==> flow/design.v <==
module adder(
    input [2:0] data,
    output cout,
    output s
);
assign s = data[2] ^ data[1] ^ data[0];
assign cout = data[2] & data[1] | (data[0] & (data[2] ^ data[1]));
endmodule
module BoothBase
(
    input neg,  
    input pos,  
    input neg2, 
    input pos2, 
    input [1:0] x,  
    output p
);
assign p = (neg&~x[1]) | (neg2&~x[0]) | (pos&x[1]) | (pos2&x[0]);
endmodule
module BoothSelectSignal
(
    input [2:0] y,  
    output neg,  
    output pos,  
    output neg2, 
    output pos2  
);
assign neg = (y[2]&~y[1]&y[0]) | (y[2]&y[1]&~y[0]);
assign pos = (~y[2]&~y[1]&y[0]) | (~y[2]&y[1]&~y[0]);
assign neg2 = y[2]&~y[1]&~y[0];
assign pos2 = ~y[2]&y[1]&y[0];
endmodule
module BoothInterBase
(
    input [2:0] y,  
    input [63:0] x,
    output [63:0] p,
    output c  
);
wire neg,pos,neg2,pos2;
BoothSelectSignal u_BoothSelectSignal(
    .y(y),
    .neg(neg),
    .pos(pos),
    .neg2(neg2),
    .pos2(pos2)
);
BoothBase u_BoothBase(
    .neg(neg),
    .pos(pos),
    .neg2(neg2),
    .pos2(pos2),
    .x({x[0],1'b0}),
    .p(p[0])
);
generate
    genvar i;
    for(i=1;i<64;i=i+1) begin
        BoothBase us_BoothBase(
            .neg(neg),
            .pos(pos),
            .neg2(neg2),
            .pos2(pos2),
            .x(x[i:i-1]),
            .p(p[i])
        );
    end
endgenerate
assign c = neg || neg2;
endmodule
module wallace17
(
    input [16:0] in_data,
    input [13:0] cin,
    output [13:0] cout,
    output c,s
);
wire [4:0] first_s;
adder first1 (.data(in_data[04:02]), .cout(cout[0]), .s(first_s[0]));
adder first2 (.data(in_data[07:05]), .cout(cout[1]), .s(first_s[1]));
adder first3 (.data(in_data[10:08]), .cout(cout[2]), .s(first_s[2]));
adder first4 (.data(in_data[13:11]), .cout(cout[3]), .s(first_s[3]));
adder first5 (.data(in_data[16:14]), .cout(cout[4]), .s(first_s[4]));
wire [3:0] second_s;
adder second1 (.data(cin[2:0]                   ), .cout(cout[5]), .s(second_s[0]));
adder second2 (.data({in_data[0],cin[4:3]}      ), .cout(cout[6]), .s(second_s[1]));
adder second3 (.data({first_s[1:0],in_data[1]}  ), .cout(cout[7]), .s(second_s[2]));
adder second4 (.data(first_s[4:2]               ), .cout(cout[8]), .s(second_s[3]));
wire [1:0] third_s;
adder third1 (.data({second_s[0],cin[6:5]} ), .cout(cout[09]), .s(third_s[0]));
adder third2 (.data(second_s[3:1]          ), .cout(cout[10]), .s(third_s[1]));
wire [1:0] fourth_s;
adder fourth1 (.data(cin[9:7]               ), .cout(cout[11]), .s(fourth_s[0]));
adder fourth2 (.data({third_s[1:0],cin[10]} ), .cout(cout[12]), .s(fourth_s[1]));
wire fifth_s;
adder fifth1 (.data({fourth_s[1:0],cin[11]}), .cout(cout[13]), .s(fifth_s));
adder sixth1 (.data({fifth_s,cin[13:12]}), .cout(c), .s(s));
endmodule
module mul
(
    input rst,
    input clk,
    input sign,
    input [31:0] x,
    input [31:0] y,
    output [63:0] result
);
wire [63:0] ex_x;
wire [33:0] ex_y;
assign ex_x = sign ? {{32{x[31]}},x} : {32'b0,x};
assign ex_y = sign ? {{2{y[31]}},y} : {2'b0,y};
wire [16:0] carry;
wire [63:0] part_res [16:0];
BoothInterBase ufirst_BoothInterBase(
        .y({ex_y[1:0],1'b0}), 
        .x(ex_x), 
        .p(part_res[0]), 
        .c(carry[0])
    );
generate
    genvar i;
    for(i=2;i<=32;i=i+2) begin
        BoothInterBase ui_BoothInterBase(
            .y(ex_y[i+1:i-1]),
            .x(ex_x<<i),
            .p(part_res[i>>1]),
            .c(carry[i>>1])
        );
    end
endgenerate
reg [16:0] carry_stage;
reg [16:0] part_res_stage [63:0];
integer m,n;
always @(posedge clk or posedge rst) begin
    if(rst) begin
        carry_stage <= 17'b0;
        for(m=0;m<64;m=m+1) begin
            part_res_stage [m] <= 17'b0;
        end
    end
    else begin
        carry_stage <= carry;
        for(m=0;m<64;m=m+1) begin
            for(n=0;n<17;n=n+1) begin
                part_res_stage[m][n] <= part_res[n][m];
            end
        end
    end
end
wire [13:0] wallace_carry [64:0];
wire [63:0] c_res,s_res;
wallace17 ufirst_wallace17(
        .in_data(part_res_stage[0]), 
        .cin(carry_stage[13:0]), 
        .cout(wallace_carry[1]),
        .c(c_res[0]),
        .s(s_res[0])
    );
generate
    genvar k;
    for(k=1;k<64;k=k+1) begin
        wallace17 ufirst_wallace17(
            .in_data(part_res_stage[k]), 
            .cin(wallace_carry[k]), 
            .cout(wallace_carry[k+1]),
            .c(c_res[k]),
            .s(s_res[k])
        );
    end
endgenerate
assign result = s_res + {c_res[62:0],carry_stage[14]} + carry_stage[15];
endmodule
==> reports on mul <==
Step by step through the tools: mul
Module mul before and after one edit of its RTL, step after step.
"unedited" refers to lines of the RTL above, "edited" to lines of the edited file.
"difference" is "edited" less "unedited", of the values as shown.
Cell names lack the library's common part.
A cell with n/a has no value.
- top: mul
- clock port: clk
- cell library: sky130hd
- corner: tt_025C_1v80

Diff
Unified diff, file above to edited file.
The edited RTL no longer does the same as the RTL above: the edit was made by script, with no optimisation intended.
begin of diff
@@ -94,5 +94,6 @@
 adder fourth2 (.data({third_s[1:0],cin[10]} ), .cout(cout[12]), .s(fourth_s[1]));
 wire fifth_s;
-adder fifth1 (.data({fourth_s[1:0],cin[11]}), .cout(cout[13]), .s(fifth_s));
+assign cout[13] = 0;
+assign fifth_s = 0;
 adder sixth1 (.data({fifth_s,cin[13:12]}), .cout(c), .s(s));
 endmodule
end of diff

Elaborated design
Source: Yosys, flattened and elaborated. Widths are those after wreduce; folded enables and synchronous resets count as part of the registers. Registers that Yosys merges into a memory's read port (data or address) are not register bits. Print and check cells do not count. Equal cells are merged and count once.
- bit counts (item ; unedited ; edited ; difference):
    output and inout port bits ; 64 ; 64 ; 0
    elaborated cells ; 10684 ; 8938 ; -1746
    bits of input ports ; 67 ; 67 ; 0
    bits in registers ; 1104 ; 1087 ; -17
- operators by class (item ; unedited ; edited ; difference):
    add/sub/neg operators ; 2 ; 2 ; 0
    bitwise gates (word level) ; 10599 ; 8854 ; -1745
    muxes and demuxes ; 2 ; 2 ; 0
    reductions and logical operators ; 16 ; 16 ; 0
- operators by type and width (cell ; unedited ; edited ; difference):
    1-bit bitwise AND ; 5220 ; 4382 ; -838
    1-bit bitwise XOR ; 1920 ; 1450 ; -470
    1-bit OR ; 3361 ; 2925 ; -436
    1-bit inverter ; 98 ; 97 ; -1
    64-bit adder ; 1 ; 0 ; -1
    64-bit 2-to-1 mux ; 1 ; 0 ; -1
    64-bit by 2-bit adder with 64-bit output ; 0 ; 1 ; +1
    63-bit 2-to-1 mux ; 0 ; 1 ; +1
    1-bit logical OR ; 16 ; 16 ; 0
    64-bit by 1-bit adder with 64-bit output ; 1 ; 1 ; 0
    34-bit 2-to-1 mux ; 1 ; 1 ; 0

Depth
Depth = most cells in a row (Yosys ltp): at word level without a register or memory, in the mapped netlist without a sequential cell, where the memories' decode and read muxes count.
- logic depth (item ; unedited ; edited ; difference):
    word-level depth ; 19 ; 13 ; -6
    ABC_AREA ; 0 ; 0 ; n/a
    gate-level depth with buffers ; 24 ; 17 ; -7
    mapped depth without buffers ; 24 ; 15 ; -9

Mapped cells and area
Yosys stat after the flow's synthesis: flattened, memories mapped to cells. It holds for the ABC_AREA given above (unset counts as 0); a run with the other value may have another netlist.
- synthesis totals (item ; unedited ; edited ; difference):
    area of sequential cells (um2) ; 14839.2 ; 14789.2 ; -50.0
    buffer cells ; 421 ; 417 ; -4
    mapped area (um2) ; 52072.4 ; 44076.0 ; -7996.4
    standard cells after synthesis ; 5165 ; 4483 ; -682
    mapped flip-flops ; 593 ; 591 ; -2
- cell types (type ; unedited ; edited ; difference):
    fa_1 ; 782 ; 340 ; -442
    inv_1 ; 1090 ; 671 ; -419
    xnor2_1 ; 53 ; 317 ; +264
    o21ai_0 ; 505 ; 254 ; -251
    nor2_1 ; 108 ; 294 ; +186
    a221o_1 ; 46 ; 230 ; +184
    a22oi_1 ; 419 ; 237 ; -182
    nand2_1 ; 109 ; 45 ; -64
    a22o_1 ; 0 ; 34 ; +34
    ha_1 ; 62 ; 94 ; +32
    mux2i_1 ; 1 ; 32 ; +31
    a21o_1 ; 27 ; 3 ; -24
    nand4_1 ; 20 ; 3 ; -17
    nand2b_1 ; 7 ; 24 ; +17
    nand3_1 ; 23 ; 8 ; -15
    o21bai_1 ; 14 ; 0 ; -14
    xor2_1 ; 537 ; 549 ; +12
    buf_1 ; 92 ; 104 ; +12
Not every row of either side is listed.
The figures by module come from a second, unflattened synthesis with its own total; it is not the netlist above.
- unflattened totals (item ; unedited ; edited ; difference):
    cell total of the unflattened synthesis ; 6020 ; 6084 ; +64
    area total of the unflattened synthesis (um2) ; 77272.9 ; 76712.3 ; -560.6
Rows give one instance, submodules left out.
- by module, unedited (module ; sequential area (um2) ; cells ; area (um2) ; instances):
    mul ; 27626.5 ; 1660 ; 31381.3 ; 1
    BoothBase ; 0.0 ; 3 ; 23.8 ; 1088
    adder ; 0.0 ; 1 ; 20.0 ; 960
    BoothSelectSignal ; 0.0 ; 6 ; 37.5 ; 17
    BoothInterBase ; 0.0 ; 2 ; 10.0 ; 17
    wallace17 ; 0.0 ; 0 ; 0.0 ; 64
- by module, edited (module ; sequential area (um2) ; cells ; area (um2) ; instances):
    mul ; 27626.5 ; 1660 ; 31381.3 ; 1
    BoothBase ; 0.0 ; 3 ; 23.8 ; 1088
    adder ; 0.0 ; 1 ; 20.0 ; 896
    wallace17 ; 0.0 ; 2 ; 11.3 ; 64
    BoothSelectSignal ; 0.0 ; 6 ; 37.5 ; 17
    BoothInterBase ; 0.0 ; 2 ; 10.0 ; 17

Worst setup path after synthesis
Source: OpenSTA report_checks on the synthesized netlist (no wires, ideal clock, input and output delay 20% of the period each), path of least setup slack; recovery checks are left aside. Register names are those of the netlist, which keeps one name where synthesis merged equal registers.
- path post-synthesis (item ; unedited ; edited ; difference):
    kind ; reg2out ; reg2out ; n/a
    from ; register part_res_stage[27][14] ; register part_res_stage[29][15] ; n/a
    to ; output port result[57] ; output port result[39] ; n/a
    slack (ns) ; 0.980 ; 1.614 ; +0.634
    data arrival time (ns) ; 7.020 ; 6.386 ; -0.634
    data required time (ns) ; 8.000 ; 8.000 ; 0.000
    clock period (ns) ; 10.0 ; 10.0 ; 0.0
    path delay (ns) ; 7.020 ; 6.386 ; -0.634
    driving pins on the path ; 22 ; 18 ; -4
    path buffers ; 0 ; 2 ; +2
    launch time at the first pin (ns) ; 0.000 ; 0.000 ; 0.000
    output delay (ns) ; 2.000 ; 2.000 ; 0.000
    period reached after synthesis (ns) ; 9.02 ; 8.386 ; -0.634
"path delay" = arrival - input delay + setup time.
At an output port there is no setup time.
"driving pins on the path" counts driving pins, that of a launching flip-flop among them; a cell with two outputs on the path counts twice.
"period reached after synthesis" = period - worst setup slack (recovery checks aside). The figure is calculated, with input and output delays left at 20% of the set period.
The rows between start and end are the longest chain of elaborated cells between them; the timing report does not say that the signal goes this way. Where chains are equally long, one stands for them.
A line is the first line of the expression or statement that the cell stems from. Yosys adds cells for indexed reads and writes and turns some case tables into memories.
Between the ends, post-synthesis, unedited:
- cells stage by stage: dfrtp_1 -> fa_1 -> fa_1 -> inv_1 -> fa_1 -> inv_1 -> fa_1 -> fa_1 -> inv_1 -> fa_1 -> inv_1 -> ha_1 -> a21oi_1 -> o21ai_1 -> or2_1 -> o211ai_2 -> a31o_2 -> o41ai_2 -> or4b_4 -> a31oi_4 -> o21ai_2 -> xnor2_1
- noted length of the longest elaborated chain: 18
- noted elaborated cells between the ends (all ways): 106
- classes of those cells: add/sub: 2; logic: 104
- ends and longest elaborated chain, post-synthesis, unedited (item ; RTL line ; source):
    start, declared ; 132 ; reg [16:0] part_res_stage [63:0];
    start, assigned ; 138 ; part_res_stage [m] <= 17'b0;
    start, assigned ; 145 ; part_res_stage[m][n] <= part_res[n][m];
    1-bit bitwise AND ; 7 ; assign cout = data[2] & data[1] | (data[0] & (data[2] ^ data[1]));
    1-bit OR ; 7 ;
    1-bit bitwise XOR ; 7 ;
    1-bit bitwise AND ; 7 ;
    1-bit OR ; 7 ;
    1-bit bitwise XOR ; 7 ;
    1-bit bitwise AND ; 7 ;
    (+4 left out) ; n/a ;
    1-bit bitwise AND ; 7 ;
    1-bit OR ; 7 ;
    1-bit bitwise XOR ; 7 ;
    1-bit bitwise AND ; 7 ;
    1-bit OR ; 7 ;
    64-bit adder ; 171 ; assign result = s_res + {c_res[62:0],carry_stage[14]} + carry_stage[15];
    64-bit by 1-bit adder with 64-bit output ; 171 ;
    end, declared ; 106 ; output [63:0] result
Between the ends, post-synthesis, edited:
- cells stage by stage: dfrtp_1 -> inv_1 -> fa_1 -> clkbuf_1 -> xor2_1 -> xor2_1 -> inv_1 -> fa_1 -> ha_1 -> a21o_1 -> ha_1 -> a21oi_1 -> a211oi_1 -> and4_1 -> nand3_1 -> clkbuf_1 -> nor4_1 -> xnor2_1
- noted length of the longest elaborated chain: 13
- noted elaborated cells between the ends (all ways): 36
- classes of those cells: add/sub: 2; logic: 34
- ends and longest elaborated chain, post-synthesis, edited (item ; RTL line ; source):
    start, declared ; 133 ; reg [16:0] part_res_stage [63:0];
    start, assigned ; 139 ; part_res_stage [m] <= 17'b0;
    start, assigned ; 146 ; part_res_stage[m][n] <= part_res[n][m];
    1-bit bitwise XOR ; 7 ; assign cout = data[2] & data[1] | (data[0] & (data[2] ^ data[1]));
    1-bit bitwise AND ; 7 ;
    1-bit OR ; 7 ;
    1-bit bitwise XOR ; 7 ;
    1-bit bitwise AND ; 7 ;
    1-bit OR ; 7 ;
    1-bit bitwise XOR x2 ; 6 ; assign s = data[2] ^ data[1] ^ data[0];
    1-bit bitwise XOR ; 7 ;
    1-bit bitwise AND ; 7 ;
    1-bit OR ; 7 ;
    64-bit by 2-bit adder with 64-bit output ; 172 ; assign result = s_res + {c_res[62:0],carry_stage[14]} + carry_stage[15];
    64-bit by 1-bit adder with 64-bit output ; 172 ;
    end, declared ; 107 ; output [63:0] result

Worst path after layout
Path of least setup slack in the final report of the runs of set A (OpenROAD, finished layout, wires in). Where an end is a register, its clock arrival counts in the times.
- path after layout (item ; unedited ; edited ; difference):
    kind ; reg2out ; reg2out ; n/a
    from ; register part_res_stage[0][16] ; register part_res_stage[29][15] ; n/a
    to ; output port result[57] ; output port result[41] ; n/a
    data required time (ns) ; 8.00 ; 8.00 ; 0.00
    clock period (ns) ; 10.0 ; 10.0 ; 0.0
    driving pins on the path ; 26 ; 19 ; -7
    data arrival time (ns) ; 7.78 ; 7.17 ; -0.61
    slack (ns) ; 0.22 ; 0.83 ; +0.61
    output delay (ns) ; 2.00 ; 2.00 ; 0.00
    launch time at the first pin (ns) ; 0.64 ; 0.62 ; -0.02
    path buffers ; 4 ; 3 ; -1
The rows between start and end are the longest chain of elaborated cells between them; the timing report does not say that the signal goes this way. Where chains are equally long, one stands for them.
Between the ends, after layout, unedited:
- cells stage by stage: dfrtp_1 -> clkinvlp_4 -> fa_1 -> fa_1 -> inv_1 -> fa_1 -> fa_1 -> fa_1 -> inv_1 -> fa_1 -> inv_1 -> ha_1 -> a21o_1 -> a21o_1 -> a21oi_4 -> o221ai_4 -> a21oi_2 -> o41ai_4 -> buf_4 -> or4b_4 -> a31oi_4 -> buf_4 -> buf_4 -> o21ai_2 -> xnor2_1 -> clkbuf_2
- noted length of the longest elaborated chain: 19
- noted elaborated cells between the ends (all ways): 108
- classes of those cells: add/sub: 2; logic: 106
- ends and longest elaborated chain, after layout, unedited (item ; RTL line ; source):
    start, declared ; 132 ; reg [16:0] part_res_stage [63:0];
    start, assigned ; 138 ; part_res_stage [m] <= 17'b0;
    start, assigned ; 145 ; part_res_stage[m][n] <= part_res[n][m];
    1-bit bitwise XOR ; 7 ; assign cout = data[2] & data[1] | (data[0] & (data[2] ^ data[1]));
    1-bit bitwise AND ; 7 ;
    1-bit OR ; 7 ;
    1-bit bitwise XOR ; 7 ;
    1-bit bitwise AND ; 7 ;
    1-bit OR ; 7 ;
    1-bit bitwise XOR ; 7 ;
    (+5 left out) ; n/a ;
    1-bit bitwise AND ; 7 ;
    1-bit OR ; 7 ;
    1-bit bitwise XOR ; 7 ;
    1-bit bitwise AND ; 7 ;
    1-bit OR ; 7 ;
    64-bit adder ; 171 ; assign result = s_res + {c_res[62:0],carry_stage[14]} + carry_stage[15];
    64-bit by 1-bit adder with 64-bit output ; 171 ;
    end, declared ; 106 ; output [63:0] result
Between the ends, after layout, edited:
- cells stage by stage: dfrtp_1 -> inv_1 -> fa_1 -> xor2_1 -> buf_4 -> xor2_2 -> inv_1 -> fa_1 -> ha_1 -> a21o_1 -> ha_1 -> a21oi_1 -> a211oi_1 -> and4_1 -> nand3_1 -> buf_4 -> nor3_1 -> xnor2_1 -> clkdlybuf4s50_1
- noted length of the longest elaborated chain: 13
- noted elaborated cells between the ends (all ways): 36
- classes of those cells: add/sub: 2; logic: 34
- ends and longest elaborated chain, after layout, edited (item ; RTL line ; source):
    start, declared ; 133 ; reg [16:0] part_res_stage [63:0];
    start, assigned ; 139 ; part_res_stage [m] <= 17'b0;
    start, assigned ; 146 ; part_res_stage[m][n] <= part_res[n][m];
    1-bit bitwise XOR ; 7 ; assign cout = data[2] & data[1] | (data[0] & (data[2] ^ data[1]));
    1-bit bitwise AND ; 7 ;
    1-bit OR ; 7 ;
    1-bit bitwise XOR ; 7 ;
    1-bit bitwise AND ; 7 ;
    1-bit OR ; 7 ;
    1-bit bitwise XOR x2 ; 6 ; assign s = data[2] ^ data[1] ^ data[0];
    1-bit bitwise XOR ; 7 ;
    1-bit bitwise AND ; 7 ;
    1-bit OR ; 7 ;
    64-bit by 2-bit adder with 64-bit output ; 172 ; assign result = s_res + {c_res[62:0],carry_stage[14]} + carry_stage[15];
    64-bit by 1-bit adder with 64-bit output ; 172 ;
    end, declared ; 107 ; output [63:0] result

Layout results
Runs of the flow (Yosys, OpenROAD) on both versions; the two runs of a pair have the same settings. The constraints put input and output delay at 20% of the set period each and load the outputs with 0.01 pF.
Settings, set A:
- CORE_UTILIZATION: 40
- noted period_ns: 10.0
- CAP_MARGIN at 20
- noted CORE_MARGIN: 2
- SLEW_MARGIN at 20
- final reports, set A (item ; unedited ; edited ; difference):
    area of the synthesized netlist (um2) ; 52072.4 ; 44076.0 ; -7996.4
    utilization (%) ; 44.6 ; 44.5 ; -0.1
    setup slack of the worst path (ns) ; 0.222 ; 0.833 ; +0.611
    achieved period (ns) ; 9.778 ; 9.167 ; -0.611
    full die area (um2) ; 133083.0 ; 112862.0 ; -20221.0
Settings, set B:
- noted CELL_PAD_IN_SITES_DETAIL_PLACEMENT: 0
- noted CELL_PAD_IN_SITES_GLOBAL_PLACEMENT: 0
- noted CORE_MARGIN: 5
- CORE_UTILIZATION: 32
- GPL_TIMING_DRIVEN at 0
- MAX_ROUTING_LAYER: met5
- MIN_ROUTING_LAYER: met1
- noted PLACE_DENSITY_LB_ADDON: 0.08
- SLEW_MARGIN at 35
- TNS_END_PERCENT at 15
- noted period_ns: 6.14
- CAP_MARGIN at 20
- final reports, set B (item ; unedited ; edited ; difference):
    area of the synthesized netlist (um2) ; 52072.4 ; 44076.0 ; -7996.4
    utilization (%) ; 37.7 ; 37.9 ; +0.2
    setup slack of the worst path (ns) ; -3.390 ; -0.700 ; +2.690
    achieved period (ns) ; 9.530 ; 6.840 ; -2.690
    full die area (um2) ; 170895.0 ; 145260.0 ; -25635.0
"achieved period" is the run's clock period less its worst setup slack. It is reckoned from that one timing run; input and output delays stay at 20% of the period that was set.
